==> flow/design.v <==
module mux2(
    input           sel         ,
    input   [31:0]  data0_in    ,
    input   [31:0]  data1_in    ,
    output  [31:0]  data_out    
);
assign  data_out = (sel == 1'b1) ? data1_in : data0_in;  
endmodule
module mux3(
    input           [1:0]   sel         ,
    input           [31:0]  data0_in    ,
    input           [31:0]  data1_in    ,
    input           [31:0]  data2_in    ,
    output  reg     [31:0]  data_out    
);
always @(*)begin
    case(sel)
        2'b00 : data_out = data0_in;
        2'b01 : data_out = data1_in;
        2'b10 : data_out = data2_in;
        default : data_out = 32'd0;
    endcase
end
endmodule
module alu_add(
    input           [31:0]  data0       ,
    input           [31:0]  data1       ,
    output          [31:0]  ALU_result  
);
assign  ALU_result = data0 + data1;
endmodule
module  alu_ctrl(
    input           [3:0]   data_in     ,
    input           [1:0]   ALUOp       ,
    output  reg     [4:0]   ALU_ctl     
);
localparam  ALU_ADD     = 4'b0000   ; 
localparam  ALU_SUB     = 4'b1000   ; 
localparam  ALU_SLL     = 4'b0001   ; 
localparam  ALU_SLT     = 4'b0010   ; 
localparam  ALU_SLTU    = 4'b0011   ; 
localparam  ALU_XOR     = 4'b0100   ; 
localparam  ALU_SRL     = 4'b0101   ; 
localparam  ALU_SRA     = 4'b1101   ; 
localparam  ALU_OR      = 4'b0110   ; 
localparam  ALU_AND     = 4'b0111   ; 
localparam  R_ADD       = 5'b00000  ; 
localparam  R_SUB       = 5'b01000  ; 
localparam  R_SLL       = 5'b00001  ; 
localparam  R_SLT       = 5'b00010  ; 
localparam  R_SLTU      = 5'b00011  ; 
localparam  R_XOR       = 5'b00100  ; 
localparam  R_SRL       = 5'b00101  ; 
localparam  R_SRA       = 5'b01101  ; 
localparam  R_OR        = 5'b00110  ; 
localparam  R_AND       = 5'b00111  ; 
localparam  I_ADD       = 5'b10000  ; 
localparam  I_SUB       = 5'b11000  ; 
localparam  I_SLL       = 5'b10001  ; 
localparam  I_SLT       = 5'b10010  ; 
localparam  I_SLTU      = 5'b10011  ; 
localparam  I_XOR       = 5'b10100  ; 
localparam  I_SRL       = 5'b10101  ; 
localparam  I_SRA       = 5'b11101  ; 
localparam  I_OR        = 5'b10110  ; 
localparam  I_AND       = 5'b10111  ; 
always @(*) begin
    case(ALUOp)
        2'b00 : ALU_ctl = ALU_ADD;
        2'b01 : ALU_ctl = ALU_SUB;
        2'b10 : begin
                    if      (data_in == ALU_ADD ) ALU_ctl = R_ADD ;
                    else if (data_in == ALU_SUB ) ALU_ctl = R_SUB ;
                    else if (data_in == ALU_SLL ) ALU_ctl = R_SLL ;
                    else if (data_in == ALU_SLT ) ALU_ctl = R_SLT ;
                    else if (data_in == ALU_SLTU) ALU_ctl = R_SLTU;
                    else if (data_in == ALU_XOR ) ALU_ctl = R_XOR ;
                    else if (data_in == ALU_SRL ) ALU_ctl = R_SRL ;
                    else if (data_in == ALU_SRA ) ALU_ctl = R_SRA ;
                    else if (data_in == ALU_OR  ) ALU_ctl = R_OR  ;
                    else if (data_in == ALU_AND ) ALU_ctl = R_AND ;
                    else ALU_ctl = 4'd0;
        end
        2'b11 : begin
                    if      (data_in == ALU_ADD ) ALU_ctl = I_ADD ;
                    else if (data_in == ALU_SLL ) ALU_ctl = I_SLL ;
                    else if (data_in == ALU_SLT ) ALU_ctl = I_SLT ;
                    else if (data_in == ALU_SLTU) ALU_ctl = I_SLTU;
                    else if (data_in == ALU_XOR ) ALU_ctl = I_XOR ;
                    else if (data_in == ALU_SRL ) ALU_ctl = I_SRL ;
                    else if (data_in == ALU_SRA ) ALU_ctl = I_SRA ;
                    else if (data_in == ALU_OR  ) ALU_ctl = I_OR  ;
                    else if (data_in == ALU_AND ) ALU_ctl = I_AND ;
                    else ALU_ctl = 4'd0;
        end
        default : ALU_ctl = 4'd0;
    endcase
end
endmodule
module alu_ex(
    input           [4:0]    alu_ctl    ,
    input           [31:0]  data0       ,
    input           [31:0]  data1       ,
    input           [4:0]   shamt       ,
    output  reg     [31:0]  ALU_result  ,
    output                  Zero        
);
localparam  ALU_ADD     = 4'b0000   ; 
localparam  ALU_SUB     = 4'b1000   ; 
localparam  ALU_SLL     = 4'b0001   ; 
localparam  ALU_SLT     = 4'b0010   ; 
localparam  ALU_SLTU    = 4'b0011   ; 
localparam  ALU_XOR     = 4'b0100   ; 
localparam  ALU_SRL     = 4'b0101   ; 
localparam  ALU_SRA     = 4'b1101   ; 
localparam  ALU_OR      = 4'b0110   ; 
localparam  ALU_AND     = 4'b0111   ; 
localparam  R_ADD       = 5'b00000  ; 
localparam  R_SUB       = 5'b01000  ; 
localparam  R_SLL       = 5'b00001  ; 
localparam  R_SLT       = 5'b00010  ; 
localparam  R_SLTU      = 5'b00011  ; 
localparam  R_XOR       = 5'b00100  ; 
localparam  R_SRL       = 5'b00101  ; 
localparam  R_SRA       = 5'b01101  ; 
localparam  R_OR        = 5'b00110  ; 
localparam  R_AND       = 5'b00111  ; 
localparam  I_ADD       = 5'b10000  ; 
localparam  I_SUB       = 5'b11000  ; 
localparam  I_SLL       = 5'b10001  ; 
localparam  I_SLT       = 5'b10010  ; 
localparam  I_SLTU      = 5'b10011  ; 
localparam  I_XOR       = 5'b10100  ; 
localparam  I_SRL       = 5'b10101  ; 
localparam  I_SRA       = 5'b11101  ; 
localparam  I_OR        = 5'b10110  ; 
localparam  I_AND       = 5'b10111  ; 
wire    con_flag = (data0[31] == data1[31]) ? 1'b1 : 1'b0;
always @(*)begin
    case(alu_ctl)
        R_ADD, I_ADD : ALU_result = data0 + data1;
        R_SUB, I_SUB : ALU_result = data0 - data1;
        R_SLL : ALU_result = data0 << data1[4:0];
        I_SLL : ALU_result = data0 << shamt;
        R_SLT, I_SLT : begin
                    if(con_flag == 1'b1) begin
                        if(data0[30:0] < data1[30:0])
                            ALU_result = 32'd1;
                        else
                            ALU_result = 32'd0;
                    end
                    else begin
                        if(data0[31] == 1'b1)
                            ALU_result = 32'd1;
                        else
                            ALU_result = 32'd0;
                    end
                end
        R_SLTU, I_SLTU : begin 
                    if(data0[31:0] < data1[31:0])
                        ALU_result = 32'd1;
                    else
                        ALU_result = 32'd0;
                end
        R_XOR, I_XOR : ALU_result = data0 ^ data1;
        R_SRL : ALU_result = data0 >> data1[4:0];
        I_SRL : ALU_result = data0 >> shamt;
        R_SRA : ALU_result = ($signed(data0)) >> data1[4:0];
        I_SRA : ALU_result = ($signed(data0)) >> shamt;
        R_OR, I_OR : ALU_result = data0 | data1;
        R_AND, I_AND : ALU_result = data0 & data1;
    default : ALU_result = 32'd0;
    endcase
end
assign Zero = (ALU_result == 32'd0);
endmodule
module imm_gen(
    input       [31:0]      data_in     ,
    output  reg [31:0]      data_out    
);
localparam  I_TYPE  = 7'b0010011    ;
localparam  ID_TYPE = 7'b0000011    ;    
localparam  S_TYPE  = 7'b0100011    ;    
localparam  U_TYPE  = 7'b0110111    ;    
localparam  UA_TYPE = 7'b0010111    ;    
localparam  B_TYPE  = 7'b1100011    ;
localparam  J_TYPE  = 7'b1101111    ;    
localparam  JR_TYPE = 7'b1100111    ;    
wire    [6:0]   opcode  ;
assign opcode = data_in[6:0];
always  @(*) begin
    case (opcode)
        I_TYPE, ID_TYPE : data_out = {{20{data_in[31]}}, data_in[31:20] };
        S_TYPE          : data_out = {{20{data_in[31]}}, data_in[31:25], data_in[11:7]};
        U_TYPE, UA_TYPE : data_out = {data_in[31:12], 12'd0};
        B_TYPE          : data_out = {{19{data_in[31]}}, data_in[31], data_in[7], data_in[30:25], data_in[11:8], 1'b0};
        J_TYPE          : data_out = {{11{data_in[31]}}, data_in[31], data_in[19:12],  data_in[20], data_in[30:21], 1'b0};
        JR_TYPE         : data_out = {{20{data_in[31]}}, data_in[31:20] };
        default : data_out = 32'd0;
    endcase
end
endmodule
module  main_ctrl(
    input       [6:0]   instruct_op         ,
    input       [2:0]   instruct_func3      ,
    output  reg [1:0]   imm_add_data0_sel   ,
    output  reg [1:0]   rd_data_sel         ,
    output  reg         rd_addr_sel         ,
    output  reg         reg_wr_imm          ,
    output  reg         reg_wr_wb           ,
    output  reg         mem2reg_sel         ,
    output  reg [1:0]   exAlu_op            ,
    output  reg         mem_wr              ,
    output  reg         mem_rd              ,
    output  reg [2:0]   mem_op              ,
    output  reg         exAlu_data1_sel     
);
localparam      R_OP        = 7'b0110011    ;
localparam      LD_OP       = 7'b0000011    ;
localparam      I_OP        = 7'b0010011    ;
localparam      S_OP        = 7'b0100011    ;
localparam      B_OP        = 7'b1100011    ;
localparam      JAL_OP      = 7'b1101111    ;
localparam      JALR_OP     = 7'b1100111    ;
localparam      LUI_OP      = 7'b0110111    ;
localparam      AUIPC_OP    = 7'b0010111    ;
always @(instruct_op) begin
    case(instruct_op)
        R_OP :  begin
            reg_wr_imm        = 1'b0;
            imm_add_data0_sel = 2'b00;
            rd_data_sel       = 2'b00;
            rd_addr_sel       = 1'b0;
            reg_wr_wb         = 1'b1;
            mem2reg_sel       = 1'b1;
            exAlu_op          = 2'b10;
            mem_wr            = 1'b0;
            mem_rd            = 1'b0;
            exAlu_data1_sel   = 1'b0;
        end
        LD_OP : begin
            reg_wr_imm        = 1'b0;
            imm_add_data0_sel = 2'b00;
            rd_data_sel       = 2'b00;
            rd_addr_sel       = 1'b0;
            reg_wr_wb         = 1'b1;
            mem2reg_sel       = 1'b0;
            exAlu_op          = 2'b00;
            mem_wr            = 1'b0;
            mem_rd            = 1'b1;
            exAlu_data1_sel   = 1'b1;
        end
        I_OP : begin
            reg_wr_imm        = 1'b0;
            imm_add_data0_sel = 2'b00;
            rd_data_sel       = 2'b00;
            rd_addr_sel       = 1'b0;
            reg_wr_wb         = 1'b1;
            mem2reg_sel       = 1'b1;
            exAlu_op          = 2'b11;
            mem_wr            = 1'b0;
            mem_rd            = 1'b0;
            exAlu_data1_sel   = 1'b1;
        end
        S_OP : begin
            reg_wr_imm        = 1'b0;
            imm_add_data0_sel = 2'b00;
            rd_data_sel       = 2'b00;
            rd_addr_sel       = 1'b0;
            reg_wr_wb         = 1'b0;
            mem2reg_sel       = 1'b0;
            exAlu_op          = 2'b00;
            mem_wr            = 1'b1;
            mem_rd            = 1'b0;
            exAlu_data1_sel   = 1'b1;
        end
        B_OP : begin
            reg_wr_imm        = 1'b0;
            imm_add_data0_sel = 2'b00;
            rd_data_sel       = 2'b00;
            rd_addr_sel       = 1'b0;
            reg_wr_wb         = 1'b0;
            mem2reg_sel       = 1'b0;
            exAlu_op          = 2'b01;
            mem_wr            = 1'b0;
            mem_rd            = 1'b0;
            exAlu_data1_sel   = 1'b0;
        end
        JAL_OP : begin
            reg_wr_imm        = 1'b1;
            imm_add_data0_sel = 2'b00;
            rd_data_sel       = 2'b01;
            rd_addr_sel       = 1'b1;
            reg_wr_wb         = 1'b0;
            mem2reg_sel       = 1'b0;
            exAlu_op          = 2'b00;
            mem_wr            = 1'b0;
            mem_rd            = 1'b0;
            exAlu_data1_sel   = 1'b0;
        end
        JALR_OP : begin
            reg_wr_imm        = 1'b1;
            imm_add_data0_sel = 2'b10;
            rd_data_sel       = 2'b10;
            rd_addr_sel       = 1'b1;
            reg_wr_wb         = 1'b0;
            mem2reg_sel       = 1'b0;
            exAlu_op          = 2'b00;
            mem_wr            = 1'b0;
            mem_rd            = 1'b0;
            exAlu_data1_sel   = 1'b0;
        end
        LUI_OP : begin
            reg_wr_imm        = 1'b1;
            imm_add_data0_sel = 2'b01;
            rd_data_sel       = 2'b10;
            rd_addr_sel       = 1'b1;
            reg_wr_wb         = 1'b0;
            mem2reg_sel       = 1'b0;
            exAlu_op          = 2'b00;
            mem_wr            = 1'b0;
            mem_rd            = 1'b0;
            exAlu_data1_sel   = 1'b0;
        end
        AUIPC_OP : begin
            reg_wr_imm        = 1'b1;
            imm_add_data0_sel = 2'b00;
            rd_data_sel       = 2'b10;
            rd_addr_sel       = 1'b1;
            reg_wr_wb         = 1'b0;
            mem2reg_sel       = 1'b0;
            exAlu_op          = 2'b00;
            mem_wr            = 1'b0;
            mem_rd            = 1'b0;
            exAlu_data1_sel   = 1'b0;
        end
        default : begin
            reg_wr_imm        = 1'b0;
            imm_add_data0_sel = 2'b00;
            rd_data_sel       = 2'b00;
            rd_addr_sel       = 1'b0;
            reg_wr_wb         = 1'b0;
            mem2reg_sel       = 1'b0;
            exAlu_op          = 2'b00;
            mem_wr            = 1'b0;
            mem_rd            = 1'b0;
            exAlu_data1_sel   = 1'b0;
        end
    endcase
end
always @(*)begin
    case(instruct_op)
        LD_OP,S_OP : mem_op = instruct_func3;
        default : mem_op = 3'd0;
    endcase
end
endmodule
module hazard_detec(
    input   [31:0]  rs_reg1_rdata       ,
    input   [31:0]  rs_reg2_rdata       ,
    input   [31:0]  instruct_data_in    ,
    output  reg     ctrl_mux_sel        ,
    output  reg     if_flush            ,
    output  reg     pc_mux_sel          ,
    output  reg     pc_stop             
);
localparam      J_TYPE  = 7'b1101111    ;
localparam      B_TYPE  = 7'b1100011    ;
localparam      BEQ     = 3'b000        ;
localparam      BNE     = 3'b001        ;
localparam      BLT     = 3'b100        ;
localparam      BGE     = 3'b101        ;
localparam      BLTU    = 3'b110        ;
localparam      BGEU    = 3'b111        ;
always @(*)begin
    if(instruct_data_in[6:0] == B_TYPE)begin
        case(instruct_data_in[14:12])
            BEQ : if(rs_reg1_rdata == rs_reg2_rdata)    begin
                ctrl_mux_sel = 1'b1;
                if_flush     = 1'b1;
                pc_mux_sel   = 1'b1;
                pc_stop      = 1'b1; 
            end
            else begin
                ctrl_mux_sel = 1'b0;
                if_flush     = 1'b0;
                pc_mux_sel   = 1'b0;
                pc_stop      = 1'b0;
            end
            BNE : if(rs_reg1_rdata != rs_reg2_rdata)    begin
                ctrl_mux_sel = 1'b1;
                if_flush     = 1'b1;
                pc_mux_sel   = 1'b1;
                pc_stop      = 1'b1;
            end
            else begin
                ctrl_mux_sel = 1'b0;
                if_flush     = 1'b0;
                pc_mux_sel   = 1'b0;
                pc_stop      = 1'b0;
            end
            BLT : if(rs_reg1_rdata < rs_reg2_rdata)    begin
                ctrl_mux_sel = 1'b1;
                if_flush     = 1'b1;
                pc_mux_sel   = 1'b1;
                pc_stop      = 1'b1;
            end
            else begin
                ctrl_mux_sel = 1'b0;
                if_flush     = 1'b0;
                pc_mux_sel   = 1'b0;
                pc_stop      = 1'b0;
            end
            BGE : if(rs_reg1_rdata > rs_reg2_rdata)    begin
                ctrl_mux_sel = 1'b1;
                if_flush     = 1'b1;
                pc_mux_sel   = 1'b1;
                pc_stop      = 1'b1;
            end
            else begin
                ctrl_mux_sel = 1'b0;
                if_flush     = 1'b0;
                pc_mux_sel   = 1'b0;
                pc_stop      = 1'b0;
            end
            BLTU : if(rs_reg1_rdata < rs_reg2_rdata)    begin
                ctrl_mux_sel = 1'b1;
                if_flush     = 1'b1;
                pc_mux_sel   = 1'b1;
                pc_stop      = 1'b1;
            end
            else begin
                ctrl_mux_sel = 1'b0;
                if_flush     = 1'b0;
                pc_mux_sel   = 1'b0;
                pc_stop      = 1'b0;
            end
            BGEU : if(rs_reg1_rdata > rs_reg2_rdata)    begin
                ctrl_mux_sel = 1'b1;
                if_flush     = 1'b1;
                pc_mux_sel   = 1'b1;
                pc_stop      = 1'b1;
            end
            else begin
                ctrl_mux_sel = 1'b0;
                if_flush     = 1'b0;
                pc_mux_sel   = 1'b0;
                pc_stop      = 1'b0;
            end
            default :  begin
                ctrl_mux_sel = 1'b0;
                if_flush     = 1'b0;
                pc_mux_sel   = 1'b0;
                pc_stop      = 1'b0;
            end
        endcase
    end
    else if(instruct_data_in[6:0] == J_TYPE ) begin
        ctrl_mux_sel = 1'b1;
        if_flush     = 1'b1;
        pc_mux_sel   = 1'b1;
        pc_stop      = 1'b1;
    end
    else begin
        ctrl_mux_sel = 1'b0;
        if_flush     = 1'b0;
        pc_mux_sel   = 1'b0;
        pc_stop      = 1'b0;
    end
end
endmodule
module forward_unit(
    input       [4:0]   rs_reg1_addr        ,
    input       [4:0]   rs_reg2_addr        ,
    input       [4:0]   id_ex_rs_reg1_addr  ,
    input       [4:0]   id_ex_rs_reg2_addr  ,
    input       [4:0]   ex_mem_wb_addr      ,
    input       [4:0]   mem_wb_addr         ,
    input       [31:0]  ex_mem_alu_result   ,
    input       [31:0]  mem_wb_alu_result   ,
    input               ex_mem_reg_wr       ,
    input               mem_wb_reg_wr       ,
    input               ex_mem_mem_wr       ,
    output  reg [1:0]   forwardA            ,
    output  reg [1:0]   forwardB            ,
    output  reg         forwardC            ,
    output  reg [1:0]   forwardD            
);
always @(*)begin
    if(ex_mem_reg_wr == 1'b1 && ex_mem_wb_addr != 5'd0 && ex_mem_wb_addr == id_ex_rs_reg1_addr)
        forwardA = 2'b10;
    else if(mem_wb_reg_wr == 1'b1 && mem_wb_addr != 5'd0 && 
          !(ex_mem_reg_wr == 1'b1 && (ex_mem_wb_addr != 5'd0) && (ex_mem_wb_addr == id_ex_rs_reg1_addr)) && 
          (mem_wb_addr == id_ex_rs_reg1_addr))
        forwardA = 2'b01;
    else
        forwardA = 2'b00;
end
always @(*)begin
    if(ex_mem_reg_wr == 1'b1 && ex_mem_wb_addr != 5'd0 && ex_mem_wb_addr == id_ex_rs_reg2_addr)
        forwardB = 2'b10;
    else if(mem_wb_reg_wr == 1'b1 && mem_wb_addr != 5'd0 && 
          !(ex_mem_reg_wr == 1'b1 && (ex_mem_wb_addr != 5'd0) && (ex_mem_wb_addr == id_ex_rs_reg2_addr)) && 
          (mem_wb_addr == id_ex_rs_reg2_addr))
        forwardB = 2'b01;
    else
        forwardB = 2'b00;
end
always @(*)begin
    if(ex_mem_mem_wr == 1'b1 && ex_mem_alu_result != 32'b0 && (ex_mem_alu_result == mem_wb_alu_result))
        forwardC = 1'b1;
    else
        forwardC = 1'b0;
end
always @(*)begin
    if(mem_wb_reg_wr == 1'b1 && mem_wb_addr != 5'd0)
        if(mem_wb_addr == rs_reg1_addr)
            forwardD = 2'b01;
        else if(mem_wb_addr == rs_reg2_addr)
            forwardD = 2'b10;
        else
            forwardD = 2'b00;
    else
        forwardD = 2'b00;
end
endmodule
module regfile(
   input                    clk             ,
   input                    rst_n           ,
   input                    wr_reg_en       ,
   input            [4:0]   wr_reg_addr     ,
   input            [31:0]  wr_wdata        ,
   input            [1:0]   forwardD        ,
   input            [4:0]   rs_reg1_addr    ,
   input            [4:0]   rs_reg2_addr    ,
   output   reg     [31:0]  rs_reg1_rdata   ,
   output   reg     [31:0]  rs_reg2_rdata   
);
reg [31:0]  reg_bank    [0:31]  ;
always @(posedge clk or negedge rst_n)begin
    if(!rst_n) begin
        reg_bank[0] <= 32'd0;
        reg_bank[1] <= 32'd0;
        reg_bank[2] <= 32'd0;
        reg_bank[3] <= 32'd0;
        reg_bank[4] <= 32'd0;
        reg_bank[5] <= 32'd0;
        reg_bank[6] <= 32'd0;
        reg_bank[7] <= 32'd0;
        reg_bank[8] <= 32'd0;
        reg_bank[9] <= 32'd0;
        reg_bank[10] <= 32'd0;
        reg_bank[11] <= 32'd0;
        reg_bank[12] <= 32'd0;
        reg_bank[13] <= 32'd0;
        reg_bank[14] <= 32'd0;
        reg_bank[15] <= 32'd0;
        reg_bank[16] <= 32'd0;
        reg_bank[17] <= 32'd0;
        reg_bank[18] <= 32'd0;
        reg_bank[19] <= 32'd0;
        reg_bank[20] <= 32'd0;
        reg_bank[21] <= 32'd0;
        reg_bank[22] <= 32'd0;
        reg_bank[23] <= 32'd0;
        reg_bank[24] <= 32'd0;
        reg_bank[25] <= 32'd0;
        reg_bank[26] <= 32'd0;
        reg_bank[27] <= 32'd0;
        reg_bank[28] <= 32'd0;
        reg_bank[29] <= 32'd0;
        reg_bank[30] <= 32'd0;
        reg_bank[31] <= 32'd0;
    end
    else if (wr_reg_en == 1'b1)begin
        case(wr_reg_addr)
            5'd0 : reg_bank[0] <= wr_wdata;
            5'd1 : reg_bank[1] <= wr_wdata;
            5'd2 : reg_bank[2] <= wr_wdata;
            5'd3 : reg_bank[3] <= wr_wdata;
            5'd4 : reg_bank[4] <= wr_wdata;
            5'd5 : reg_bank[5] <= wr_wdata;
            5'd6 : reg_bank[6] <= wr_wdata;
            5'd7 : reg_bank[7] <= wr_wdata;
            5'd8 : reg_bank[8] <= wr_wdata;
            5'd9 : reg_bank[9] <= wr_wdata;
            5'd10 : reg_bank[10] <= wr_wdata;
            5'd11 : reg_bank[11] <= wr_wdata;
            5'd12 : reg_bank[12] <= wr_wdata;
            5'd13 : reg_bank[13] <= wr_wdata;
            5'd14 : reg_bank[14] <= wr_wdata;
            5'd15 : reg_bank[15] <= wr_wdata;
            5'd16 : reg_bank[16] <= wr_wdata;
            5'd17 : reg_bank[17] <= wr_wdata;
            5'd18 : reg_bank[18] <= wr_wdata;
            5'd19 : reg_bank[19] <= wr_wdata;
            5'd20 : reg_bank[20] <= wr_wdata;
            5'd21 : reg_bank[21] <= wr_wdata;
            5'd22 : reg_bank[22] <= wr_wdata;
            5'd23 : reg_bank[23] <= wr_wdata;
            5'd24 : reg_bank[24] <= wr_wdata;
            5'd25 : reg_bank[25] <= wr_wdata;
            5'd26 : reg_bank[26] <= wr_wdata;
            5'd27 : reg_bank[27] <= wr_wdata;
            5'd28 : reg_bank[28] <= wr_wdata;
            5'd29 : reg_bank[29] <= wr_wdata;
            5'd30 : reg_bank[30] <= wr_wdata;
            5'd31 : reg_bank[31] <= wr_wdata;
        endcase
    end
end
always @(posedge clk or negedge rst_n)begin
    if(!rst_n) begin
        rs_reg1_rdata <= 32'd0;
    end
    else if(forwardD == 2'd1)
        rs_reg1_rdata <= wr_wdata;
    else
        rs_reg1_rdata <= reg_bank[rs_reg1_addr];
end
always @(posedge clk or negedge rst_n)begin
    if(!rst_n) begin
        rs_reg2_rdata <= 32'd0;
    end
    else if(forwardD == 2'd2)
        rs_reg2_rdata <= wr_wdata;
    else
        rs_reg2_rdata <= reg_bank[rs_reg2_addr];
end
endmodule
module if_id(
    input               clk                     ,
    input               rstn                    ,
    input               if_flush                ,
    input       [31:0]  PC_line_in              ,
    input       [31:0]  instruct_data_line_in   ,
    output  reg [31:0]  PC_line_out             ,
    output      [31:0]  instruct_data_line_out      
);
always @(posedge clk or negedge rstn) begin
    if(!rstn)
        PC_line_out <= 32'd0;
    else if(if_flush == 1'b1)
        PC_line_out <= 32'd0;
    else
        PC_line_out <= PC_line_in;
end
assign  instruct_data_line_out = instruct_data_line_in;
endmodule
module id_ex(
    input               clk                         ,
    input               rstn                        ,
    input               reg_wr_line_in              ,
    input               mem2reg_sel_line_in         ,
    input               mem_wr_line_in              ,
    input               mem_rd_line_in              ,
    input       [2:0]   mem_op_line_in              ,
    input       [1:0]   exAlu_op_line_in            ,
    input               exAlu_data1_sel_line_in     ,
    input       [31:0]  reg1_data_line_in           ,
    input       [31:0]  reg2_data_line_in           ,
    input       [31:0]  imm_gen_data_line_in        ,
    input       [3:0]   instruct_alu_ctrl_line_in   ,
    input       [4:0]   reg_wb_addr_line_in         ,
    input       [4:0]   rs_reg1_addr_line_in        ,
    input       [4:0]   rs_reg2_addr_line_in        ,
    output  reg         reg_wr_line_out             ,
    output  reg         mem2reg_sel_line_out        ,
    output  reg         mem_wr_line_out             ,
    output  reg         mem_rd_line_out             ,
    output  reg [2:0]   mem_op_line_out             ,
    output  reg [1:0]   exAlu_op_line_out           ,
    output  reg         exAlu_data1_sel_line_out    ,
    output      [31:0]  reg1_data_line_out          ,
    output      [31:0]  reg2_data_line_out          ,
    output  reg [31:0]  imm_gen_data_line_out       ,
    output  reg [3:0]   instruct_alu_ctrl_line_out  ,
    output  reg [4:0]   reg_wb_addr_line_out        ,
    output  reg [4:0]   rs_reg1_addr_line_out       ,
    output  reg [4:0]   rs_reg2_addr_line_out
);
always @(posedge clk or negedge rstn) begin
    if(!rstn) begin
        reg_wr_line_out          <= 1'd0;
        mem2reg_sel_line_out     <= 1'd0;
        mem_wr_line_out          <= 1'd0;
        mem_rd_line_out          <= 1'd0;
        mem_op_line_out          <= 3'd0;
        exAlu_op_line_out        <= 2'd0;
        exAlu_data1_sel_line_out <= 1'd0;
    end
    else begin
        reg_wr_line_out         <= reg_wr_line_in         ;
        mem2reg_sel_line_out    <= mem2reg_sel_line_in    ;
        mem_wr_line_out         <= mem_wr_line_in         ;
        mem_rd_line_out         <= mem_rd_line_in         ;
        mem_op_line_out         <= mem_op_line_in         ;
        exAlu_op_line_out       <= exAlu_op_line_in       ;
        exAlu_data1_sel_line_out<= exAlu_data1_sel_line_in;
    end
end
assign reg1_data_line_out = reg1_data_line_in;
assign reg2_data_line_out = reg2_data_line_in;
always @(posedge clk or negedge rstn) begin
    if(!rstn)
        imm_gen_data_line_out <= 32'd0;
    else
        imm_gen_data_line_out <= imm_gen_data_line_in;
end
always @(posedge clk or negedge rstn) begin
    if(!rstn)
        instruct_alu_ctrl_line_out <= 4'd0;
    else
        instruct_alu_ctrl_line_out <= instruct_alu_ctrl_line_in;
end
always @(posedge clk or negedge rstn) begin
    if(!rstn)
        reg_wb_addr_line_out <= 5'd0;
    else
        reg_wb_addr_line_out <= reg_wb_addr_line_in;
end
always @(posedge clk or negedge rstn) begin
    if(!rstn) begin
       rs_reg1_addr_line_out <= 5'd0;
       rs_reg2_addr_line_out <= 5'd0;
    end
    else begin
       rs_reg1_addr_line_out <= rs_reg1_addr_line_in;
       rs_reg2_addr_line_out <= rs_reg2_addr_line_in;
    end
end
endmodule
module ex_mem(
    input               clk                         ,
    input               rstn                        ,
    input               reg_wr_line_in              ,
    input               mem2reg_sel_line_in         ,
    input               mem_wr_line_in              ,
    input               mem_rd_line_in              ,
    input       [2:0]   mem_op_line_in              ,
    input       [31:0]  alu_ex_result_line_in       ,
    input       [31:0]  reg2_data_line_in           ,
    input       [4:0]   reg_wb_addr_line_in         ,
    output  reg         reg_wr_line_out             ,
    output  reg         mem2reg_sel_line_out        ,
    output  reg         mem_wr_line_out             ,
    output  reg         mem_rd_line_out             ,
    output  reg [2:0]   mem_op_line_out             ,
    output  reg [31:0]  alu_ex_result_line_out      ,
    output  reg [31:0]  reg2_data_line_out          ,
    output  reg [4:0]   reg_wb_addr_line_out        
);
always @(posedge clk or negedge rstn) begin
    if(!rstn) begin
        reg_wr_line_out     <= 1'd0;
        mem2reg_sel_line_out<= 1'd0;
        mem_wr_line_out     <= 1'd0;
        mem_rd_line_out     <= 1'd0;
        mem_op_line_out     <= 3'd0;
    end
    else begin
        reg_wr_line_out     <= reg_wr_line_in     ;
        mem2reg_sel_line_out<= mem2reg_sel_line_in;
        mem_wr_line_out     <= mem_wr_line_in     ;
        mem_rd_line_out     <= mem_rd_line_in     ;
        mem_op_line_out     <= mem_op_line_in     ;
    end
end
always @(posedge clk or negedge rstn) begin
    if(!rstn) begin
        alu_ex_result_line_out  <= 32'd0;
    end
    else begin
        alu_ex_result_line_out  <= alu_ex_result_line_in;
    end
end
always @(posedge clk or negedge rstn) begin
    if(!rstn)
        reg2_data_line_out <= 32'd0;
    else
        reg2_data_line_out <= reg2_data_line_in;
end
always @(posedge clk or negedge rstn) begin
    if(!rstn)
        reg_wb_addr_line_out <= 5'd0;
    else
        reg_wb_addr_line_out <= reg_wb_addr_line_in;
end
endmodule
module mem_wb(
    input               clk                         ,
    input               rstn                        ,
    input               reg_wr_line_in              ,
    input               mem2reg_sel_line_in         ,
    input       [31:0]  ram_data_out_line_in        ,
    input       [31:0]  alu_ex_result_line_in       ,
    input       [4:0]   reg_wb_addr_line_in         ,
    output  reg         reg_wr_line_out             ,
    output  reg         mem2reg_sel_line_out        ,
    output  reg [31:0]  ram_data_out_line_out       ,
    output  reg [31:0]  alu_ex_result_line_out      ,
    output  reg [4:0]   reg_wb_addr_line_out        
);
always @(posedge clk or negedge rstn) begin
    if(!rstn) begin
        reg_wr_line_out     <= 1'd0;
        mem2reg_sel_line_out<= 1'd0;
    end
    else begin
        reg_wr_line_out     <= reg_wr_line_in     ;
        mem2reg_sel_line_out<= mem2reg_sel_line_in;
    end
end
always @(*) begin
        ram_data_out_line_out <= ram_data_out_line_in;
end
always @(posedge clk or negedge rstn) begin
    if(!rstn)
        alu_ex_result_line_out <= 31'd0;
    else
        alu_ex_result_line_out <= alu_ex_result_line_in;
end
always @(posedge clk or negedge rstn) begin
    if(!rstn)
        reg_wb_addr_line_out <= 5'd0;
    else
        reg_wb_addr_line_out <= reg_wb_addr_line_in;
end
endmodule
module wrap_iram(
    input                   sclk        ,
    input                   mem_wr      ,
    input                   mem_rd      ,
    input           [31:0]  addr        ,
    input           [31:0]  wdata       ,
    output          [31:0]  rdata       ,
    output                  sram_cs     ,
    output          [11:0]  sram_addr   ,
    input           [31:0]  sram_rdata  
);
wire            ram_cs      ;
wire    [3:0]   ram_we      ;
wire    [11:0]   ram_addr   ;
wire    [31:0]  ram_wdata   ;
wire    [31:0]  ram_rdata   ;
assign  ram_cs  = mem_wr | mem_rd;
assign  ram_addr= addr[13:2];
assign  ram_we  = 4'b0000   ;
assign  rdata   = ram_rdata ;
assign ram_wdata = 32'd0;
assign  sram_cs    = ram_cs    ;
assign  sram_addr  = ram_addr  ;
assign  ram_rdata  = sram_rdata;
endmodule
module wrap_dram(
    input                   sclk        ,
    input                   rstn        ,
    input                   mem_wr      ,
    input                   mem_rd      ,
    input           [2:0]   mem_op      ,
    input           [31:0]  addr        ,
    input           [31:0]  wdata       ,
    output  reg     [31:0]  rdata       ,
    output                  sram_cs     ,
    output          [3:0]   sram_we     ,
    output          [11:0]  sram_addr   ,
    output          [31:0]  sram_wdata  ,
    input           [31:0]  sram_rdata  
);
localparam  SB_TYPE = 3'b000    ;
localparam  SH_TYPE = 3'b001    ;
localparam  SW_TYPE = 3'b010    ;
localparam  LB_TYPE = 3'b000    ;
localparam  LH_TYPE = 3'b001    ;
localparam  LW_TYPE = 3'b010    ;
localparam  LBU_TYPE = 3'b100   ;
localparam  LHU_TYPE = 3'b101   ;
wire            ram_cs      ;
reg     [3:0]   ram_we      ;
wire    [11:0]   ram_addr    ;
reg     [31:0]  ram_wdata   ;
wire    [31:0]  ram_rdata   ;
assign  ram_cs = mem_wr || mem_rd;
assign  ram_addr = addr[13:2];
always @(*)begin
    if(mem_wr)
        case(mem_op)
            SB_TYPE : ram_we = 4'b0001 << addr[1:0];
            SH_TYPE : ram_we = 4'b0011 << addr[1:0];
            SW_TYPE : ram_we = 4'b1111;
            default : ram_we = 4'b0000;
        endcase
    else
        ram_we = 4'b0000;
end
always @(*)begin
        case(mem_op)
            SB_TYPE : begin
                if(addr[1:0] == 2'b00)
                    ram_wdata = {24'd0, wdata[7:0]};
                else if(addr[1:0] == 2'b01)
                    ram_wdata = {16'd0, wdata[7:0],8'd0};
                else if(addr[1:0] == 2'b10)
                    ram_wdata = {8'd0, wdata[7:0],16'd0};
                else if(addr[1:0] == 2'b11)
                    ram_wdata = {wdata[7:0],24'd0};
                else 
                    ram_wdata = 32'd0;
            end
            SH_TYPE : begin
                if(addr[1:0] == 2'b00)
                    ram_wdata = {16'd0, wdata[15:0]};
                else if(addr[1:0] == 2'b10)
                    ram_wdata = {wdata[15:0],16'd0};
                else 
                    ram_wdata = 32'd0;
            end
            SW_TYPE : ram_wdata = wdata;
            default : ram_wdata = 32'd0;
        endcase
end
reg     [2:0]   mem_op_r    ;
reg     [1:0]   addr_low2_r ;
always @(posedge sclk or negedge rstn) begin
    if(!rstn) begin
        mem_op_r <= 3'd0;
        addr_low2_r <= 2'b0;
    end
    else begin
        mem_op_r <= mem_op;
        addr_low2_r <= addr[1:0];        
    end
end
always @(*)begin
    case(mem_op_r)
        LB_TYPE : begin
            if(addr_low2_r == 2'b00)
                rdata = {{24{ram_rdata[7]}},ram_rdata[7:0]};
            else if(addr_low2_r == 2'b01)
                rdata = {{24{ram_rdata[15]}},ram_rdata[15:8]};
            else if(addr_low2_r == 2'b10)
                rdata = {{24{ram_rdata[23]}},ram_rdata[23:16]};
            else if(addr_low2_r == 2'b11)
                rdata = {{24{ram_rdata[31]}},ram_rdata[31:24]};
            else
                rdata = 32'd0;
        end
        LH_TYPE : begin
            if(addr_low2_r == 2'b00)
                rdata = {{16{ram_rdata[15]}},ram_rdata[15:0]};
            else if(addr_low2_r == 2'b10)
                rdata = {{16{ram_rdata[31]}},ram_rdata[31:16]};
            else
                rdata = 32'd0;
        end
        LW_TYPE : rdata = ram_rdata;
        LBU_TYPE : begin
            if(addr_low2_r == 2'b00)
                rdata = {24'd0,ram_rdata[7:0]};
            else if(addr_low2_r == 2'b01)
                rdata = {24'd0,ram_rdata[15:8]};
            else if(addr_low2_r == 2'b10)
                rdata = {24'd0,ram_rdata[23:16]};
            else if(addr_low2_r == 2'b11)
                rdata = {24'd0,ram_rdata[31:24]};
            else
                rdata = 32'd0;
        end
        LHU_TYPE : begin
            if(addr_low2_r == 2'b00)
                rdata = {16'd0,ram_rdata[15:0]};
            else if(addr_low2_r == 2'b10)
                rdata = {16'd0,ram_rdata[31:16]};
            else
                rdata = 32'd0;
        end
        default : rdata = 32'd0;
    endcase
end
assign  sram_cs    = ram_cs    ;
assign  sram_we    = ram_we    ;
assign  sram_addr  = ram_addr  ;
assign  sram_wdata = ram_wdata ;
assign  ram_rdata  = sram_rdata;
endmodule
module riscv_core(
    input           sys_clk         ,
    input           sys_rst_n       ,
    output  reg     led_test        ,
    output          iram_cs         ,
    output  [11:0]  iram_addr       ,
    input   [31:0]  iram_rdata      ,
    output          dram_cs         ,
    output  [3:0]   dram_we         ,
    output  [11:0]  dram_addr       ,
    output  [31:0]  dram_wdata      ,
    input   [31:0]  dram_rdata      
);
reg     [31:0]  PC                          ;
wire    [31:0]  alu_add4_data               ; 
wire    [31:0]  pc_mux_data                 ;
wire    [31:0]  alu_imm_data                ;
wire    [31:0]  instruct_data               ;
wire    [31:0]  PC_line2_out                ;
wire    [31:0]  instruct_data_line2_out     ;
wire    [6:0]   instruct_op                 ;
wire    [2:0]   instruct_func3              ;
wire            ctrl_mux_sel                ;
wire            if_flush                    ;
wire            pc_mux_sel                  ;
wire            pc_stop                     ;
wire    [1:0]   imm_add_data0_sel           ;
wire    [1:0]   rd_data_sel                 ;
wire            rd_addr_sel                 ;
wire            reg_wr_imm                  ;
wire            reg_wr_wb                   ;
wire            mem2reg_sel                 ;
wire    [1:0]   exAlu_op                    ;
wire            mem_wr                      ;
wire            mem_rd                      ;
wire    [2:0]   mem_op                      ;
wire            exAlu_data1_sel             ;
wire            ctrl_mux_reg_wr             ;
wire            ctrl_mux_mem2reg_sel        ;
wire    [1:0]   ctrl_mux_exAlu_op           ;
wire            ctrl_mux_mem_wr             ;
wire            ctrl_mux_mem_rd             ;
wire    [2:0]   ctrl_mux_mem_op             ;
wire            ctrl_mux_exAlu_data1_sel    ;
wire    [4:0]   rs_reg1_addr                ;  
wire    [4:0]   rs_reg2_addr                ;  
wire    [31:0]  rs_reg1_rdata               ;
wire    [31:0]  rs_reg2_rdata               ;
wire    [31:0]  rd_wdata_mux                ;
wire    [4:0]   rd_addr_mux                 ;
wire            reg_wr_mux                  ;
wire    [31:0]  imm_gen_data                ;
wire    [3:0]   instruct_alu_ctrl           ;
wire    [4:0]   instruct_reg_wb_addr        ;
wire            reg_wr_line3_out            ;
wire            mem2reg_sel_line3_out       ;
wire            mem_wr_line3_out            ;
wire            mem_rd_line3_out            ;
wire    [2:0]   mem_op_line3_out            ;
wire    [1:0]   exAlu_op_line3_out          ;
wire            exAlu_data1_sel_line3_out   ;
wire    [31:0]  reg1_data_line3_out         ;
wire    [31:0]  reg2_data_line3_out         ;
wire    [31:0]  imm_gen_data_line3_out      ;
wire    [3:0]   instruct_alu_ctrl_line3_out ;
wire    [4:0]   reg_wb_addr_line3_out       ;
wire    [4:0]   rs_reg1_addr_line3_out      ;
wire    [4:0]   rs_reg2_addr_line3_out      ;
wire    [31:0]  forwardA_mux_out            ;
wire    [31:0]  forwardB_mux_out            ;
wire    [31:0]  alu_data2_mux               ;
wire    [31:0]  alu_ex_result               ;
wire    [4:0]   ALU_ctl                     ;
wire            reg_wr_line4_out            ;
wire            mem2reg_sel_line4_out       ;
wire            mem_wr_line4_out            ;
wire            mem_rd_line4_out            ;
wire    [2:0]   mem_op_line4_out            ;
wire    [31:0]  alu_ex_result_line4_out     ;
wire    [31:0]  reg2_data_line4_out         ;
wire    [4:0]   reg_wb_addr_line4_out       ;
wire    [31:0]  ram_data_out                ;
wire            reg_wr_line5_out            ;
wire            mem2reg_sel_line5_out       ;
wire    [31:0]  ram_data_out_line5_out      ;
wire    [31:0]  alu_ex_result_line5_out     ;
wire    [4:0]   reg_wb_addr_line5_out       ;
wire    [31:0]  mem2reg_data_back           ;
wire            alu_ex_zero                 ;
wire    [1:0]   forwardA                    ;
wire    [1:0]   forwardB                    ;
wire            forwardC                    ;
wire    [1:0]   forwardD                    ;
always @(posedge sys_clk or negedge sys_rst_n) begin
    if(!sys_rst_n)
        led_test <= 1'b1  ;
    else if(PC == 32'h1000)
        led_test <= ~led_test  ;
end
mux2     u_mux_imm(
    .sel                        ( pc_mux_sel                    ),
    .data0_in                   ( alu_add4_data                 ),
    .data1_in                   ( alu_imm_data                  ),
    .data_out                   ( pc_mux_data                   )
);
always @(posedge sys_clk or negedge sys_rst_n) begin
    if(!sys_rst_n)
        PC <= 32'd0;
    else
        PC <= pc_mux_data;
end
alu_add     u_alu_add_4(
    .data0                      ( 32'd4                         ),
    .data1                      ( PC                            ),
    .ALU_result                 ( alu_add4_data                 )
);
wrap_iram   u_wrap_iram(
    .sclk                       ( sys_clk                       ),
    .mem_wr                     ( 1'b0                          ),
    .mem_rd                     ( !if_flush                     ),
    .addr                       ( PC                            ),
    .wdata                      ( 32'd0                         ),
    .rdata                      ( instruct_data                 ),
    .sram_cs                    ( iram_cs                       ),
    .sram_addr                  ( iram_addr                     ),
    .sram_rdata                 ( iram_rdata                    )
);
if_id       u_if_id(
    .clk                        ( sys_clk                       ),
    .rstn                       ( sys_rst_n                     ),
    .if_flush                   ( if_flush                      ),
    .PC_line_in                 ( PC                            ),
    .instruct_data_line_in      ( instruct_data                 ),
    .PC_line_out                ( PC_line2_out                  ),
    .instruct_data_line_out     ( instruct_data_line2_out       )    
);
wire    [31:0]  imm_add_mux_data    ;        
hazard_detec        u_hazard_detec(
    .rs_reg1_rdata              ( rs_reg1_rdata                 ),
    .rs_reg2_rdata              ( rs_reg2_rdata                 ),
    .instruct_data_in           ( instruct_data_line2_out       ),
    .ctrl_mux_sel               ( ctrl_mux_sel                  ),
    .if_flush                   ( if_flush                      ),
    .pc_mux_sel                 ( pc_mux_sel                    ),
    .pc_stop                    ( pc_stop                       )
);
mux3        u_mux_imm_add(
    .sel                        ( imm_add_data0_sel             ),
    .data0_in                   ( PC_line2_out                  ),
    .data1_in                   ( 32'd0                         ),
    .data2_in                   ( rs_reg1_rdata                 ),
    .data_out                   ( imm_add_mux_data              )
);
alu_add     u_alu_add_imm(
    .data0                      ( imm_add_mux_data              ),
    .data1                      ( imm_gen_data                  ),
    .ALU_result                 ( alu_imm_data                  )
);
assign  instruct_op = instruct_data_line2_out[6:0];
assign  instruct_func3 = instruct_data_line2_out[14:12];
main_ctrl    u_main_ctrl(
    .instruct_op                ( instruct_op                   ),
    .instruct_func3             ( instruct_func3                ),
    .imm_add_data0_sel          ( imm_add_data0_sel             ),
    .rd_data_sel                ( rd_data_sel                   ),
    .rd_addr_sel                ( rd_addr_sel                   ),
    .reg_wr_imm                 ( reg_wr_imm                    ),
    .reg_wr_wb                  ( reg_wr_wb                     ),
    .mem2reg_sel                ( mem2reg_sel                   ),
    .exAlu_op                   ( exAlu_op                      ),
    .mem_wr                     ( mem_wr                        ),
    .mem_rd                     ( mem_rd                        ),
    .mem_op                     ( mem_op                        ),
    .exAlu_data1_sel            ( exAlu_data1_sel               ) 
);
wire    [31:0]  ctrl_mux_data0_in   = {22'd0,reg_wr_wb, mem2reg_sel, exAlu_op, mem_wr, mem_rd, mem_op, exAlu_data1_sel};
wire    [31:0]  ctrl_mux_data_out   ;
mux2 u_crtl_mux(
    .sel                        ( ctrl_mux_sel                  ),
    .data0_in                   ( ctrl_mux_data0_in             ),
    .data1_in                   ( 32'd0                         ),
    .data_out                   ( ctrl_mux_data_out             )
);
assign ctrl_mux_reg_wr           = ctrl_mux_data_out[9]  ;
assign ctrl_mux_mem2reg_sel      = ctrl_mux_data_out[8]  ;
assign ctrl_mux_exAlu_op         = ctrl_mux_data_out[7:6];
assign ctrl_mux_mem_wr           = ctrl_mux_data_out[5]  ;
assign ctrl_mux_mem_rd           = ctrl_mux_data_out[4]  ;
assign ctrl_mux_mem_op           = ctrl_mux_data_out[3:1];
assign ctrl_mux_exAlu_data1_sel  = ctrl_mux_data_out[0]  ;
assign rs_reg1_addr = instruct_data_line2_out[19:15];
assign rs_reg2_addr = instruct_data_line2_out[24:20];
mux3     u_mux_rd_data(
    .sel                        ( rd_data_sel               ),
    .data0_in                   ( mem2reg_data_back         ),
    .data1_in                   ( PC                        ),
    .data2_in                   ( alu_imm_data              ),
    .data_out                   ( rd_wdata_mux              )
);
assign rd_addr_mux = rd_addr_sel ? instruct_reg_wb_addr : reg_wb_addr_line5_out;
assign  reg_wr_mux = reg_wr_imm || reg_wr_line5_out;
regfile     u_regfile(
   .clk                         ( sys_clk                       ),
   .rst_n                       ( sys_rst_n                     ),
   .wr_reg_en                   ( reg_wr_mux                    ),
   .wr_reg_addr                 ( rd_addr_mux                   ),
   .wr_wdata                    ( rd_wdata_mux                  ),
   .forwardD                    ( forwardD                      ),
   .rs_reg1_addr                ( rs_reg1_addr                  ),
   .rs_reg2_addr                ( rs_reg2_addr                  ),
   .rs_reg1_rdata               ( rs_reg1_rdata                 ),
   .rs_reg2_rdata               ( rs_reg2_rdata                 )
);
imm_gen     u_imm_gen(
    .data_in                    (instruct_data_line2_out        ),
    .data_out                   (imm_gen_data                   )
);
assign  instruct_alu_ctrl   = {instruct_data_line2_out[30], instruct_data_line2_out[14:12]};
assign  instruct_reg_wb_addr= instruct_data_line2_out[11:7];
id_ex       u_id_ex(
    .clk                        ( sys_clk                       ),
    .rstn                       ( sys_rst_n                     ),
    .reg_wr_line_in             ( ctrl_mux_reg_wr               ),
    .mem2reg_sel_line_in        ( ctrl_mux_mem2reg_sel          ),
    .mem_wr_line_in             ( ctrl_mux_mem_wr               ),
    .mem_rd_line_in             ( ctrl_mux_mem_rd               ),
    .mem_op_line_in             ( ctrl_mux_mem_op               ),
    .exAlu_op_line_in           ( ctrl_mux_exAlu_op             ),
    .exAlu_data1_sel_line_in    ( ctrl_mux_exAlu_data1_sel      ),
    .reg1_data_line_in          ( rs_reg1_rdata                 ),
    .reg2_data_line_in          ( rs_reg2_rdata                 ),
    .imm_gen_data_line_in       ( imm_gen_data                  ),
    .instruct_alu_ctrl_line_in  ( instruct_alu_ctrl             ),
    .reg_wb_addr_line_in        ( instruct_reg_wb_addr          ),
    .rs_reg1_addr_line_in       ( rs_reg1_addr                  ),
    .rs_reg2_addr_line_in       ( rs_reg2_addr                  ),
    .reg_wr_line_out            ( reg_wr_line3_out              ),
    .mem2reg_sel_line_out       ( mem2reg_sel_line3_out         ),
    .mem_wr_line_out            ( mem_wr_line3_out              ),
    .mem_rd_line_out            ( mem_rd_line3_out              ),
    .mem_op_line_out            ( mem_op_line3_out              ),
    .exAlu_op_line_out          ( exAlu_op_line3_out            ),
    .exAlu_data1_sel_line_out   ( exAlu_data1_sel_line3_out     ),
    .reg1_data_line_out         ( reg1_data_line3_out           ),
    .reg2_data_line_out         ( reg2_data_line3_out           ),
    .imm_gen_data_line_out      ( imm_gen_data_line3_out        ),
    .instruct_alu_ctrl_line_out ( instruct_alu_ctrl_line3_out   ),
    .reg_wb_addr_line_out       ( reg_wb_addr_line3_out         ),
    .rs_reg1_addr_line_out      ( rs_reg1_addr_line3_out        ),
    .rs_reg2_addr_line_out      ( rs_reg2_addr_line3_out        )
);
wire    [4:0]   shamt_data = rs_reg2_addr_line3_out ;
mux3    u_forwardA_mux(
    .sel                        ( forwardA                  ),
    .data0_in                   ( reg1_data_line3_out       ),
    .data1_in                   ( mem2reg_data_back         ),
    .data2_in                   ( alu_ex_result_line4_out   ),
    .data_out                   ( forwardA_mux_out          )
);
mux3    u_forwardB_mux(
    .sel                        ( forwardB                  ),
    .data0_in                   ( reg2_data_line3_out       ),
    .data1_in                   ( mem2reg_data_back         ),
    .data2_in                   ( alu_ex_result_line4_out   ),
    .data_out                   ( forwardB_mux_out          )
);
mux2     u_mux_alu_d2(
    .sel                        ( exAlu_data1_sel_line3_out ),
    .data0_in                   ( forwardB_mux_out          ),
    .data1_in                   ( imm_gen_data_line3_out    ),
    .data_out                   ( alu_data2_mux             )
);
alu_ctrl u_alu_ctrl(
    .data_in                    ( instruct_alu_ctrl_line3_out   ),
    .ALUOp                      ( exAlu_op_line3_out            ),
    .ALU_ctl                    ( ALU_ctl                       )
);
alu_ex     u_alu_ex(
    .alu_ctl                    ( ALU_ctl                   ),
    .data0                      ( forwardA_mux_out          ),
    .data1                      ( alu_data2_mux             ),
    .shamt                      ( shamt_data                ),
    .ALU_result                 ( alu_ex_result             ),
    .Zero                       ( alu_ex_zero               )
);
ex_mem      u_ex_mem(
    .clk                        ( sys_clk                   ),
    .rstn                       ( sys_rst_n                 ),
    .reg_wr_line_in             ( reg_wr_line3_out          ),
    .mem2reg_sel_line_in        ( mem2reg_sel_line3_out     ),
    .mem_wr_line_in             ( mem_wr_line3_out          ),
    .mem_rd_line_in             ( mem_rd_line3_out          ),
    .mem_op_line_in             ( mem_op_line3_out          ),
    .alu_ex_result_line_in      ( alu_ex_result             ),
    .reg2_data_line_in          ( reg2_data_line3_out       ),
    .reg_wb_addr_line_in        ( reg_wb_addr_line3_out     ),
    .reg_wr_line_out            ( reg_wr_line4_out          ),
    .mem2reg_sel_line_out       ( mem2reg_sel_line4_out     ),
    .mem_wr_line_out            ( mem_wr_line4_out          ),
    .mem_rd_line_out            ( mem_rd_line4_out          ),
    .mem_op_line_out            ( mem_op_line4_out          ),
    .alu_ex_result_line_out     ( alu_ex_result_line4_out   ),
    .reg2_data_line_out         ( reg2_data_line4_out       ),
    .reg_wb_addr_line_out       ( reg_wb_addr_line4_out     )
);
wire    [31:0]      dram_wdata_mux  ;
mux2     u_mux_dram_wdata(
    .sel                        ( forwardC                  ),
    .data0_in                   ( reg2_data_line4_out       ),
    .data1_in                   ( mem2reg_data_back         ),
    .data_out                   ( dram_wdata_mux            )
);
wrap_dram   u_wrap_dram(
    .sclk                       ( sys_clk                   ),
    .rstn                       ( sys_rst_n                 ),
    .mem_wr                     ( mem_wr_line4_out          ),
    .mem_rd                     ( mem_rd_line4_out          ),
    .mem_op                     ( mem_op_line4_out          ),
    .addr                       ( alu_ex_result_line4_out   ),
    .wdata                      ( dram_wdata_mux            ),
    .rdata                      ( ram_data_out              ),
    .sram_cs                    ( dram_cs                   ),
    .sram_we                    ( dram_we                   ),
    .sram_addr                  ( dram_addr                 ),
    .sram_wdata                 ( dram_wdata                ),
    .sram_rdata                 ( dram_rdata                )
);
mem_wb  u_mem_wb(
    .clk                        ( sys_clk                   ),
    .rstn                       ( sys_rst_n                 ),
    .reg_wr_line_in             ( reg_wr_line4_out          ),
    .mem2reg_sel_line_in        ( mem2reg_sel_line4_out     ),
    .ram_data_out_line_in       ( ram_data_out              ),
    .alu_ex_result_line_in      ( alu_ex_result_line4_out   ),
    .reg_wb_addr_line_in        ( reg_wb_addr_line4_out     ),
    .reg_wr_line_out            ( reg_wr_line5_out          ),
    .mem2reg_sel_line_out       ( mem2reg_sel_line5_out     ),
    .ram_data_out_line_out      ( ram_data_out_line5_out    ),
    .alu_ex_result_line_out     ( alu_ex_result_line5_out   ),
    .reg_wb_addr_line_out       ( reg_wb_addr_line5_out     )
);
mux2     u_mux_mem2reg(
    .sel                        ( mem2reg_sel_line5_out     ),
    .data0_in                   ( ram_data_out_line5_out    ),
    .data1_in                   ( alu_ex_result_line5_out   ),
    .data_out                   ( mem2reg_data_back         )
);
forward_unit    u_forward_unit(
    .rs_reg1_addr               ( rs_reg1_addr              ),
    .rs_reg2_addr               ( rs_reg2_addr              ),
    .id_ex_rs_reg1_addr         ( rs_reg1_addr_line3_out    ),
    .id_ex_rs_reg2_addr         ( rs_reg2_addr_line3_out    ),
    .ex_mem_wb_addr             ( reg_wb_addr_line4_out     ),
    .mem_wb_addr                ( reg_wb_addr_line5_out     ),
    .ex_mem_alu_result          ( alu_ex_result_line4_out   ),
    .mem_wb_alu_result          ( alu_ex_result_line5_out   ),
    .ex_mem_reg_wr              ( reg_wr_line4_out          ),
    .mem_wb_reg_wr              ( reg_wr_line5_out          ),
    .ex_mem_mem_wr              ( mem_wr_line4_out          ),
    .forwardA                   ( forwardA                  ),
    .forwardB                   ( forwardB                  ),
    .forwardC                   ( forwardC                  ),
    .forwardD                   ( forwardD                  )
);
endmodule
* From RTL to reports: riscv_core *
Tool output for the design above, in the order of the flow.
Lines are those of the file above, counted from 1.
Operators: Yosys type, input widths -> output width; for muxes data width and select width s.
Cell names lack the library's common part.
Not given: -

inputs
  top = riscv_core
  clock port = sys_clk
  standard-cell library = sky130hd
  corner = tt_025C_1v80

* Elaborated design *
Source: Yosys, flattened and elaborated. Widths are those after wreduce. Registers that Yosys merges into a memory's read port (data or address) are not register bits. Print and check cells do not count.

word-level totals
  bits in registers = 1334
  bits in latches = 0
  RAM bits = 0
  bits in read-only memories = 0
  word width x clocked read ports = 0
  memories kept = 0
  bits of input ports = 66

cells by class
  add/sub/neg operators = 4
  multiply operators = 0
  divide/modulo/power cells = 0
  $lt $le $gt $ge = 4
  eq/ne operators = 170
  shift-type cells = 8
  multiplexer cells = 89
  bitwise gates (word level) = 4
  reduce/logical cells = 82

operator list
  cell                   number
  $pmux 32 s32           2
  $mux 32                24
  $pmux 32 s13           1
  $pmux 32 s3            4
  $pmux 32 s5            2
  $eq 5x5->1 const B     58
  $eq 5x4->1 const B     26
  $shr 32x5->32          4
  $mux 5                 19
  $eq 5x3->1 const B     16
  $reduce_and 2->1       32
  $add 32x32->32         2
  $lt 32x32->1           2
  $eq 32x32->1           2
  $shl 32x5->32          2
  $pmux 32 s2            1
  $eq 5x2->1 const B     8
  $add 3x32->32 const A  1
  $eq 32x13->1 const B   1
  $sub 32x32->32         1
  $gt 32x32->1           1
  $ne 32x32->1           1
  $and 32x32->32         1
  $or 32x32->32          1
  $xor 32x32->32         1
  $reduce_bool 32->1     1
  $lt 31x31->1           1
  $eq 5x5->1             6

Other operator kinds: 41; their cells: 140.

* Logic depth *
Yosys ltp: most cells in a row. Word level: on the elaborated netlist, between registers, memories and ports. Mapped: between sequential cells and ports; inverters and the memories' decode and read muxes count.

depth
  word-level depth = 15
  ABC_AREA = 0
  mapped depth = 23
  gate-level depth less buffers = 20

* Netlist *
Yosys stat after the flow's synthesis: flattened, memories mapped to cells. It holds for the ABC_AREA given above (unset counts as 0); a run with the other value may have another netlist.

mapped netlist
  cell count = 8199
  cell area after synthesis = 73917.1 µm²
  flip-flop cells = 1332
  buffers = 740

cell types
  type      number  total area (µm²)
  dfrtp_1   1331    3.33E+04
  a21oi_1   1024    5.12E+03
  nor2_1    1134    4.26E+03
  a22o_1    377     3.3E+03
  a221oi_1  364     3.19E+03
  a22oi_1   376     2.82E+03
  clkbuf_1  668     2.51E+03
  o21ai_0   443     2.22E+03
  ha_1      163     2.04E+03
  mux2i_1   196     1.96E+03
  nand2_1   517     1.94E+03
  nand4_1   157     982.192
  nand3_1   138     690.662
  o32a_1    66      660.634
  xor2_1    75      656.88
  inv_1     169     634.358
  a21o_1    79      593.069
  mux2_2    52      585.562

Other cell types: 73; their cells: 870.
By module: a second synthesis without flattening, with its own total; a netlist apart from the flattened one above.

second synthesis, totals
  cells (unflattened synthesis) = 8177
  area (unflattened synthesis) = 85634.6 µm²

Rows give one instance, submodules left out.

modules
  module        instances  cells  area (µm²)  sequential area (µm²)
  regfile       1          4566   54088.1     27226.1
  alu_ex        1          1619   10339.9     0.0
  alu_add       2          241    1744.2      0.0
  mux3          4          77     787.0       0.0
  mux2          5          36     544.3       0.0
  id_ex         1          125    2006.9      1526.5
  ex_mem        1          76     1901.8      1901.8
  wrap_dram     1          204    1607.8      125.1
  if_id         1          99     1263.7      800.8
  mem_wb        1          71     1216.2      975.9
  riscv_core    1          54     991.0       827.0
  hazard_detec  1          131    902.1       0.0
  forward_unit  1          106    830.8       0.0
  imm_gen       1          68     480.5       0.0

Further modules, not shown: 3.

* Path before layout *
OpenSTA on the mapped netlist: ideal clock, no wires. The path of least setup slack (recovery checks aside). Input and output delay are each 20% of the period. Register names are those of the netlist, which keeps one name where synthesis merged equal registers.

path post-synthesis
  path kind = input to register
  from = input port iram_rdata[5]
  to = register u_regfile.reg_bank[0][30]
  period = 10.0 ns
  library setup time = 0.141 ns
  launch time at the first pin = 2.000 ns
  data arrival time = 6.560 ns
  path slack = 3.299 ns
  path delay = 4.701 ns
  driving pins on the path = 20
  synthesis period reached = 6.701 ns

"path delay" = arrival - input delay + setup time.
"driving pins on the path" counts driving pins, that of a launching flip-flop among them; a cell with two outputs on the path counts twice.
"synthesis period reached" = period - worst setup slack (recovery checks aside). The figure is calculated, with input and output delays left at 20% of the set period.

between the ends, post-synthesis
  cell sequence = clkbuf_1 > nand3b_1 > nor3_1 > clkbuf_1 > or2_2 > clkbuf_1 > a21o_1 > ha_1 > clkbuf_1 > a21o_1 > a21oi_1 > o21ai_0 > a311o_1 > a211o_1 > a31oi_1 > o21ai_0 > a31oi_1 > mux2i_1 > clkbuf_1 > a31oi_1

RTL lines, path post-synthesis
  element          line  text
  start, declared  992   input   [31:0]  iram_rdata      ,
  end, assigned    542   reg_bank[0] <= 32'd0;
  end, assigned    577   5'd0 : reg_bank[0] <= wr_wdata;
  end, declared    539   reg [31:0]  reg_bank    [0:31]  ;

No chain of elaborated cells between the ends is given.
Some nets on the timed path still bear RTL names; the line given drives or declares the net.

named nets, post-synthesis
  net               line  text
  imm_gen_data[15]  192   case (opcode)

* Path in the finished layout *
From the final timing report of flow run B: the path of least setup slack in the routed layout; clock arrival at registers is part of the times.

path post-layout
  path kind = input to register
  from = input port iram_rdata[6]
  to = register u_regfile.rs_reg1_rdata[16]
  period = 12.1 ns
  library setup time = 0.28 ns
  launch time at the first pin = 2.42 ns
  data arrival time = 10.13 ns
  path slack = 2.55 ns
  driving pins on the path = 19

A register here has more assigning lines than the two given.

between the ends, post-layout
  cell sequence = clkdlybuf4s50_1 > nand3b_1 > nor3_1 > buf_2 > clkdlybuf4s15_1 > or2_2 > clkbuf_1 > a21o_1 > ha_1 > a21o_1 > a2111oi_0 > a21boi_1 > nor2_1 > a21o_1 > a21oi_1 > xor2_1 > o21a_2 > clkbuf_1 > o21ai_1

RTL lines, path post-layout
  element          line  text
  start, declared  992   input   [31:0]  iram_rdata      ,
  end, assigned    617   rs_reg1_rdata <= wr_wdata;
  end, assigned    619   rs_reg1_rdata <= reg_bank[rs_reg1_addr];
  end, declared    536   output   reg     [31:0]  rs_reg1_rdata   ,

No chain of elaborated cells between the ends is given.
Some nets on the timed path still bear RTL names; the line given drives or declares the net.

named nets, post-layout
  net               line  text
  imm_gen_data[12]  192   case (opcode)

4 stored runs of riscv_core in the flow (synthesis by Yosys, layout by OpenROAD, sky130hd cells), in arbitrary order. Constraints: input delay and output delay 20% of the set period each, output load 0.01 pF.
"achieved clock period (ns)" = clock period - worst setup slack. The figure is calculated, with input and output delays left at 20% of the set period.
By "finish__power__total" is meant OpenSTA's value without simulated activity: inputs other than the clock are taken to toggle once in ten clock periods, and the tool carries that through the logic.

settings of flow run A
{
  "ABC_AREA": 0,
  "CAP_MARGIN": 40,
  "CELL_PAD_IN_SITES_DETAIL_PLACEMENT": 1,
  "CELL_PAD_IN_SITES_GLOBAL_PLACEMENT": 1,
  "CORE_ASPECT_RATIO": 0.83,
  "CORE_UTILIZATION": 65,
  "GPL_ROUTABILITY_DRIVEN": 1,
  "GPL_TIMING_DRIVEN": 0,
  "MIN_ROUTING_LAYER": "met2",
  "TNS_END_PERCENT": 40,
  "period_ns": 6.78,
  "CORE_MARGIN": 2,
  "SLEW_MARGIN": 20
}
report of flow run A: did not finish, cts, DPL-0033

settings of flow run B
{
  "CAP_MARGIN": 25,
  "CELL_PAD_IN_SITES_DETAIL_PLACEMENT": 0,
  "CELL_PAD_IN_SITES_GLOBAL_PLACEMENT": 3,
  "CORE_MARGIN": 6,
  "CORE_UTILIZATION": 22,
  "CTS_CLUSTER_DIAMETER": 156,
  "CTS_CLUSTER_SIZE": 89,
  "GPL_ROUTABILITY_DRIVEN": 1,
  "GPL_TIMING_DRIVEN": 0,
  "HOLD_SLACK_MARGIN": -0.1,
  "MAX_ROUTING_LAYER": "met4",
  "PLACE_DENSITY": 0.45,
  "SETUP_SLACK_MARGIN": 2.36,
  "SLEW_MARGIN": 20,
  "period_ns": 12.1
}
report of flow run B
yosys chip area after synthesis (um^2): 73917.1
finish__design__die__area: 350044.0
finish__design__instance__area__stdcell: 90596.9
finish__timing__setup__ws: 2.553
finish__timing__hold__ws: 0.367
finish__power__total: 1.244e-02
achieved clock period (ns): 9.547

settings of flow run C
{
  "CELL_PAD_IN_SITES_DETAIL_PLACEMENT": 1,
  "CELL_PAD_IN_SITES_GLOBAL_PLACEMENT": 1,
  "CORE_UTILIZATION": 18,
  "GPL_ROUTABILITY_DRIVEN": 1,
  "PLACE_DENSITY": 0.45,
  "period_ns": 7.76,
  "CAP_MARGIN": 20,
  "CORE_MARGIN": 2,
  "SLEW_MARGIN": 20
}
report of flow run C
yosys chip area after synthesis (um^2): 73917.1
finish__design__die__area: 415793.0
finish__design__instance__area__stdcell: 90110.2
finish__timing__setup__ws: 0.619
finish__timing__hold__ws: 0.347
finish__power__total: 2.226e-02
achieved clock period (ns): 7.141

settings of flow run D
{
  "ABC_AREA": 0,
  "CAP_MARGIN": 40,
  "CELL_PAD_IN_SITES_DETAIL_PLACEMENT": 1,
  "CELL_PAD_IN_SITES_GLOBAL_PLACEMENT": 1,
  "CORE_UTILIZATION": 65,
  "GPL_ROUTABILITY_DRIVEN": 1,
  "GPL_TIMING_DRIVEN": 1,
  "MIN_ROUTING_LAYER": "met2",
  "TNS_END_PERCENT": 40,
  "period_ns": 4.48,
  "CORE_MARGIN": 2,
  "SLEW_MARGIN": 20
}
report of flow run D: did not finish, place, DPL-0033
